==> flow/design.v <==
`timescale 1ns / 1ps
module gain_core #(
    parameter integer DWIDTH = 16,  
    parameter integer GWIDTH = 16,  
    parameter integer FBITS  = 12   
)(
    input  wire                     clk,
    input  wire                     rst_n,      
    input  wire                     ce,         
    input  wire                     en,         
    input  wire signed [DWIDTH-1:0] data_i,     
    input  wire signed [GWIDTH-1:0] data_gain,  
    output reg  signed [DWIDTH-1:0] data_o      
);
    wire signed [DWIDTH+GWIDTH-1:0] mult_raw;
    wire signed [DWIDTH+GWIDTH-1:0] mult_rounded;
    wire signed [DWIDTH+GWIDTH-1-FBITS:0] mult_scaled;
    localparam signed [DWIDTH-1:0] MAX_VAL = {1'b0, {(DWIDTH-1){1'b1}}};  
    localparam signed [DWIDTH-1:0] MIN_VAL = {1'b1, {(DWIDTH-1){1'b0}}};  
    assign mult_raw = data_i * data_gain;
    assign mult_rounded = mult_raw + (1 << (FBITS-1));
    assign mult_scaled = mult_rounded >>> FBITS;
    always @(posedge clk) begin
        if (!rst_n) begin
            data_o <= 0;
        end else if (ce) begin
            if (!en) begin
                data_o <= data_i;
            end else begin
                if (mult_scaled > MAX_VAL) begin
                    data_o <= MAX_VAL;
                end else if (mult_scaled < MIN_VAL) begin
                    data_o <= MIN_VAL;
                end else begin
                    data_o <= mult_scaled[DWIDTH-1:0];
                end
            end
        end
    end
endmodule
`timescale 1ns / 1ps
module axis_gain_wrapper #(
    parameter integer C_S_AXI_DATA_WIDTH = 32,
    parameter integer C_S_AXI_ADDR_WIDTH = 4,
    parameter integer AUDIO_WIDTH        = 16,
    parameter integer GAIN_FBITS         = 12
)(
    input  wire aclk,
    input  wire aresetn,
    input  wire [31:0] s_axis_tdata,
    input  wire        s_axis_tlast,
    input  wire        s_axis_tvalid,
    output wire        s_axis_tready,
    output wire [31:0] m_axis_tdata,
    output wire        m_axis_tlast,
    output wire        m_axis_tvalid,
    input  wire        m_axis_tready,
    input  wire [C_S_AXI_ADDR_WIDTH-1:0] s_axi_awaddr,
    input  wire                          s_axi_awvalid,
    output reg                           s_axi_awready,
    input  wire [C_S_AXI_DATA_WIDTH-1:0] s_axi_wdata,
    input  wire [3:0]                    s_axi_wstrb,
    input  wire                          s_axi_wvalid,
    output reg                           s_axi_wready,
    output reg  [1:0]                    s_axi_bresp,
    output reg                           s_axi_bvalid,
    input  wire                          s_axi_bready,
    input  wire [C_S_AXI_ADDR_WIDTH-1:0] s_axi_araddr,
    input  wire                          s_axi_arvalid,
    output reg                           s_axi_arready,
    output reg  [C_S_AXI_DATA_WIDTH-1:0] s_axi_rdata,
    output reg  [1:0]                    s_axi_rresp,
    output reg                           s_axi_rvalid,
    input  wire                          s_axi_rready
);
    reg [31:0] reg_control;
    reg [31:0] reg_gain_l;
    reg [31:0] reg_gain_r;
    wire [1:0] addr_w = s_axi_awaddr[3:2];
    wire [1:0] addr_r = s_axi_araddr[3:2];
    always @(posedge aclk) begin
        if (!aresetn) begin
            s_axi_awready <= 1'b0;
            s_axi_wready  <= 1'b0;
            s_axi_bvalid  <= 1'b0;
            s_axi_bresp   <= 2'b00;
            reg_control <= 32'b0;
            reg_gain_l  <= 32'h0000_1000;  
            reg_gain_r  <= 32'h0000_1000;
        end else begin
            if (!s_axi_awready && s_axi_awvalid && s_axi_wvalid) begin
                s_axi_awready <= 1'b1;
                s_axi_wready  <= 1'b1;
                case (addr_w)
                    2'h0: reg_control <= s_axi_wdata;
                    2'h1: reg_gain_l  <= s_axi_wdata;
                    2'h2: reg_gain_r  <= s_axi_wdata;
                    default: ;
                endcase
            end else begin
                s_axi_awready <= 1'b0;
                s_axi_wready  <= 1'b0;
            end
            if (s_axi_awready && !s_axi_bvalid) begin
                s_axi_bvalid <= 1'b1;
                s_axi_bresp  <= 2'b00;
            end else if (s_axi_bready) begin
                s_axi_bvalid <= 1'b0;
            end
        end
    end
    always @(posedge aclk) begin
        if (!aresetn) begin
            s_axi_arready <= 1'b0;
            s_axi_rvalid  <= 1'b0;
            s_axi_rdata   <= 32'b0;
            s_axi_rresp   <= 2'b00;
        end else begin
            if (!s_axi_arready && s_axi_arvalid) begin
                s_axi_arready <= 1'b1;
                s_axi_rvalid  <= 1'b1;
                case (addr_r)
                    2'h0: s_axi_rdata <= reg_control;
                    2'h1: s_axi_rdata <= reg_gain_l;
                    2'h2: s_axi_rdata <= reg_gain_r;
                    default: s_axi_rdata <= 32'b0;
                endcase
            end else begin
                s_axi_arready <= 1'b0;
                if (s_axi_rvalid && s_axi_rready)
                    s_axi_rvalid <= 1'b0;
            end
        end
    end
    reg valid_d;
    reg last_d;
    wire stream_ready = m_axis_tready || !valid_d;
    assign s_axis_tready = stream_ready;
    assign m_axis_tvalid = valid_d;
    assign m_axis_tlast  = last_d;
    wire core_ce     = stream_ready;
    wire gain_enable = reg_control[0];
    gain_core #(
        .DWIDTH(AUDIO_WIDTH),
        .GWIDTH(16),
        .FBITS (GAIN_FBITS)
    ) u_gain_l (
        .clk       (aclk),
        .rst_n     (aresetn),
        .ce        (core_ce),
        .en        (gain_enable),
        .data_i    (s_axis_tdata[15:0]),
        .data_gain (reg_gain_l[15:0]),
        .data_o    (m_axis_tdata[15:0])
    );
    gain_core #(
        .DWIDTH(AUDIO_WIDTH),
        .GWIDTH(16),
        .FBITS (GAIN_FBITS)
    ) u_gain_r (
        .clk       (aclk),
        .rst_n     (aresetn),
        .ce        (core_ce),
        .en        (gain_enable),
        .data_i    (s_axis_tdata[31:16]),
        .data_gain (reg_gain_r[15:0]),
        .data_o    (m_axis_tdata[31:16])
    );
    always @(posedge aclk) begin
        if (!aresetn) begin
            valid_d <= 1'b0;
            last_d  <= 1'b0;
        end else if (stream_ready) begin
            valid_d <= s_axis_tvalid;
            last_d  <= s_axis_tlast;
        end
    end
endmodule
**Step by step through the tools: axis_gain_wrapper**

Tool output for the design above, in the order of the flow.
Line numbers count from 1 in the design file above.
Operators: Yosys type, input widths -> output width; for muxes data width and select width s.
Cell names lack the library's common part.
The mark n/a stands for no value.

- Design top: axis_gain_wrapper
- Clock: aclk
- Standard-cell library: sky130hd
- Timing corner: tt_025C_1v80

**Word-level counts**

Yosys after proc, flatten, opt, wreduce and memory -nomap, before mapping. Memory bits, and registers merged into a memory's read port (data or address), are not among the register bits. Print and check cells are not counted. Equal cells are merged and count once.

- Add/subtract/negate cells: 2
- Multipliers: 2
- $lt $le $gt $ge: 4
- Eq/ne operators: 4
- Muxes and demuxes: 13
- Reductions and logical operators: 17

Operators with widths:

| operator | number |
|---|---|
| $mul 16x16->32 | 2 |
| $pmux 32 s3 | 1 |
| $mux 16 | 6 |
| $add 32x13->32 const B | 2 |
| $gt 20x16->1 const B | 2 |
| $lt 20x16->1 const B | 2 |
| $reduce_and 2->1 | 3 |
| $mux 1 | 6 |
| $logic_and 1x1->1 | 5 |
| $logic_not 1->1 | 4 |
| $eq 2x1->1 const B | 2 |
| $eq 2x2->1 const B | 2 |
| $logic_not 2->1 | 2 |
| $reduce_bool 2->1 | 2 |
| $logic_or 1x1->1 | 1 |

- Flip-flop bits (word level): 166
- Output and inout port bits: 76
- Cells after elaboration: 54

**Depth**

Depth = most cells in a row (Yosys ltp): at word level without a register or memory, in the mapped netlist without a sequential cell, where the memories' decode and read muxes count.

- Depth after elaboration: 6
- ABC_AREA: 0
- Depth in mapped cells: 27
- Depth with buffers taken out: 23

**Mapped cells and area**

Yosys stat after the flow's synthesis: flattened, memories mapped to cells. It holds for the ABC_AREA given above (unset counts as 0); a run with the other value may have another netlist.
The area totals of this step are shown rounded.

- Cell count: 3002
- Mapped area: 0.0261 mm2
- Area of sequential cells: 0.00332 mm2
- Flip-flops: 166

Cells by type:

| cell | number | area in all (um2) |
|---|---|---|
| fa_1 | 524 | 1.05E+04 |
| dfxtp_1 | 166 | 3.32E+03 |
| inv_1 | 581 | 2.18E+03 |
| ha_1 | 154 | 1.93E+03 |
| nand2_1 | 490 | 1.84E+03 |
| and2_1 | 237 | 1.48E+03 |
| a21oi_1 | 188 | 940.902 |
| clkbuf_1 | 149 | 559.286 |
| nor2_1 | 118 | 442.925 |
| xnor2_1 | 43 | 376.611 |
| mux2i_1 | 34 | 340.326 |
| a211oi_1 | 39 | 292.781 |
| o21ai_0 | 52 | 260.25 |
| a21o_1 | 24 | 180.173 |
| xor2_1 | 19 | 166.41 |
| o21a_1 | 17 | 127.622 |
| o21ai_1 | 21 | 105.101 |
| nand2b_1 | 14 | 87.584 |

Not listed: further types 46, cells in them 132.
The figures by module come from a second, unflattened synthesis with its own total; it is not the netlist above.

- Cell total of the unflattened synthesis: 2946
- Area (unflattened synthesis): 0.0272 mm2

Each row is one instance without its submodules.

By module:

| module | instances | cells | area (mm2) | seq. area (mm2) |
|---|---|---|---|---|
| gain_core | 2 | 1192 | 0.0107 | 0.00032 |
| axis_gain_wrapper | 1 | 562 | 0.00574 | 0.00268 |

**Timing after synthesis**

OpenSTA on the mapped netlist: ideal clock, no wires. The path of least setup slack (recovery checks aside). Input and output delay are each 20% of the period. Register names are those of the netlist, which keeps one name where synthesis merged equal registers.

- Kind: input to register
- Start: input port s_axis_tdata[15]
- End: register u_gain_l.data_o[2]
- Period: 8000 ps
- External input delay: 1600 ps
- Library setup time: 123 ps
- Launch time at the first pin: 1600 ps
- Data arrival time: 7867 ps
- Required time: 7877 ps
- Setup slack: 11 ps
- Delay of the path: 6390 ps
- Driving pins on the path: 26
- Period reached after synthesis: 7989 ps

"delay of the path" is the arrival time less input delay plus setup time.
"driving pins on the path" counts driving pins, that of a launching flip-flop among them; a cell with two outputs on the path counts twice.
"period reached after synthesis" = period - worst setup slack (recovery checks aside). The figure is calculated, with input and output delays left at 20% of the set period.
The rows between start and end are the longest chain of elaborated cells between them; the timing report does not say that the signal goes this way. Where chains are equally long, one stands for them.
Each line given opens the expression or statement behind the cell; cells for indexed reads and writes are added by Yosys, which also makes memories of some case tables.
A register here has more assigning lines than the two given.

- Cell sequence: clkbuf_1 > clkbuf_1 > nand2_1 > fa_1 > inv_1 > fa_1 > inv_1 > fa_1 > inv_1 > fa_1 > inv_1 > fa_1 > inv_1 > fa_1 > ha_1 > nand4_1 > or2_2 > nor2_1 > o211ai_1 > nand2_1 > nor2_1 > xnor2_1 > o31ai_1 > buf_2 > o21a_1 > o21ai_0
- Cells in the longest elaborated chain: 6
- Elaborated cells on any way between the ends: 7
- RTL lines with such cells: 5
- Classes of those cells: 1 x add/sub; 1 x mul; 2 x compare; 3 x mux

Ends and longest elaborated chain, post-synthesis:

| what | line | RTL |
|---|---|---|
| start: declaration | 50 | `input  wire [31:0] s_axis_tdata,` |
| $mul 16x16->32 | 20 | `assign mult_raw = data_i * data_gain;` |
| $add 32x13->32 | 21 | `assign mult_rounded = mult_raw + (1 << (FBITS-1));` |
| $lt 20x16->1 | 32 | `end else if (mult_scaled < MIN_VAL) begin` |
| $mux 16 | 32 |  |
| $mux 16 | 30 | `if (mult_scaled > MAX_VAL) begin` |
| $mux 16 | 27 | `if (!en) begin` |
| end: assignment | 28 | `data_o <= data_i;` |
| end: assignment | 35 | `data_o <= mult_scaled[DWIDTH-1:0];` |
| end: declaration | 13 | `output reg  signed [DWIDTH-1:0] data_o` |

**Path in the finished layout**

From the final timing report of run A: the path of least setup slack in the routed layout; clock arrival at registers is part of the times.
The report prints the path's times to 10 ps; the period is as set.

- Kind: input to register
- Start: input port s_axis_tdata[26]
- End: register u_gain_r.data_o[6]
- Period: 8000 ps
- External input delay: 1600 ps
- Library setup time: 110 ps
- Launch time at the first pin: 1600 ps
- Data arrival time: 7850 ps
- Required time: 8340 ps
- Setup slack: 500 ps
- Driving pins on the path: 25

The rows between start and end are the longest chain of elaborated cells between them; the timing report does not say that the signal goes this way. Where chains are equally long, one stands for them.
A register here has more assigning lines than the two given.

- Cell sequence: buf_8 > clkbuf_16 > nand2_1 > fa_1 > fa_1 > fa_1 > inv_1 > fa_1 > fa_1 > inv_1 > fa_1 > inv_1 > ha_4 > a21oi_1 > o21ai_0 > a2111oi_4 > a21oi_2 > a21oi_2 > xor2_1 > o311a_4 > o21ai_4 > buf_6 > buf_8 > a21oi_1 > o21ai_1
- Cells in the longest elaborated chain: 6
- Elaborated cells on any way between the ends: 7
- RTL lines with such cells: 5
- Classes of those cells: 1 x add/sub; 1 x mul; 2 x compare; 3 x mux

Ends and longest elaborated chain, post-layout:

| what | line | RTL |
|---|---|---|
| start: declaration | 50 | `input  wire [31:0] s_axis_tdata,` |
| $mul 16x16->32 | 20 | `assign mult_raw = data_i * data_gain;` |
| $add 32x13->32 | 21 | `assign mult_rounded = mult_raw + (1 << (FBITS-1));` |
| $lt 20x16->1 | 32 | `end else if (mult_scaled < MIN_VAL) begin` |
| $mux 16 | 32 |  |
| $mux 16 | 30 | `if (mult_scaled > MAX_VAL) begin` |
| $mux 16 | 27 | `if (!en) begin` |
| end: assignment | 28 | `data_o <= data_i;` |
| end: assignment | 35 | `data_o <= mult_scaled[DWIDTH-1:0];` |
| end: declaration | 13 | `output reg  signed [DWIDTH-1:0] data_o` |

Data sheet: physical implementation of axis_gain_wrapper

Record of 2 stored runs of the RTL-to-layout flow on axis_gain_wrapper, platform sky130hd. The runs are unordered. Constraints: input delay and output delay 20% of the set period each, output load 0.01 pF.
"critical path time": the worst setup path's part of the clock period (all of it between registers, 20% less for each end at a port) less its slack. A launch clock that arrives late makes it longer, a capture clock that arrives late makes it shorter.
"critical path time" is known to 10 ps.
The results are shown rounded.

### Run A

==> flow/run.sh <==
#!/bin/bash
# the make line also repeats the synthesis and layout settings of config.mk as NAME=value (left out here)
make -C /OpenROAD-flow-scripts/flow DESIGN_CONFIG=/design/flow/config.mk WORK_HOME=/design/flow/orfs CLKGATE_MAP_FILE= finish
==> flow/config.mk <==
export PLATFORM = sky130hd
export DESIGN_NAME = axis_gain_wrapper
export DESIGN_NICKNAME = axis_gain_wrapper
export VERILOG_FILES = /design/flow/design.v
export SDC_FILE = /design/flow/constraint.sdc
export NUM_CORES = 4
export LEC_CHECK = 0
export CAP_MARGIN = 20
export CELL_PAD_IN_SITES_GLOBAL_PLACEMENT = 1
export CORE_ASPECT_RATIO = 0.59
export CORE_MARGIN = 2
export CORE_UTILIZATION = 21
export CTS_CLUSTER_DIAMETER = 40
export CTS_CLUSTER_SIZE = 57
export GPL_ROUTABILITY_DRIVEN = 1
export GPL_TIMING_DRIVEN = 0
export HOLD_SLACK_MARGIN = 0.1
export MAX_ROUTING_LAYER = met4
export SETUP_SLACK_MARGIN = 1.36
export SLEW_MARGIN = 20
export TNS_END_PERCENT = 65
==> flow/constraint.sdc <==
create_clock -name core_clock -period 8.0 [get_ports {aclk}]
set_input_delay 1.6000 -clock core_clock [delete_from_list [all_inputs] [get_ports {aclk}]]
set_output_delay 1.6000 -clock core_clock [all_outputs]
set_load 0.01 [all_outputs]

Results of run A:
- Area of the die: 0.127 mm2
- Smallest hold slack: 447 ps
- Utilization in the final report: 27.2%
- Sum of negative setup slack: 0 ps
- Critical path time: 5900 ps
- Worst setup path type: input to register
- Lowest setup slack: 496 ps
- Area of the synthesized netlist: 0.0261 mm2

### Run B

==> flow/run.sh <==
#!/bin/bash
# the make line also repeats the synthesis and layout settings of config.mk as NAME=value (left out here)
make -C /OpenROAD-flow-scripts/flow DESIGN_CONFIG=/design/flow/config.mk WORK_HOME=/design/flow/orfs CLKGATE_MAP_FILE= finish
==> flow/config.mk <==
export PLATFORM = sky130hd
export DESIGN_NAME = axis_gain_wrapper
export DESIGN_NICKNAME = axis_gain_wrapper
export VERILOG_FILES = /design/flow/design.v
export SDC_FILE = /design/flow/constraint.sdc
export NUM_CORES = 4
export LEC_CHECK = 0
export CAP_MARGIN = 0
export CELL_PAD_IN_SITES_DETAIL_PLACEMENT = 2
export CELL_PAD_IN_SITES_GLOBAL_PLACEMENT = 3
export CORE_ASPECT_RATIO = 1.51
export CORE_MARGIN = 2
export CORE_UTILIZATION = 46
export CTS_CLUSTER_DIAMETER = 167
export GPL_ROUTABILITY_DRIVEN = 0
export MAX_ROUTING_LAYER = met4
export PLACE_DENSITY = 0.77
export SETUP_SLACK_MARGIN = -0.73
export SLEW_MARGIN = 10
export TNS_END_PERCENT = 95
==> flow/constraint.sdc <==
create_clock -name core_clock -period 8.14 [get_ports {aclk}]
set_input_delay 1.6280 -clock core_clock [delete_from_list [all_inputs] [get_ports {aclk}]]
set_output_delay 1.6280 -clock core_clock [all_outputs]
set_load 0.01 [all_outputs]

Outcome of run B: unfinished; error GRT-0116 in routing
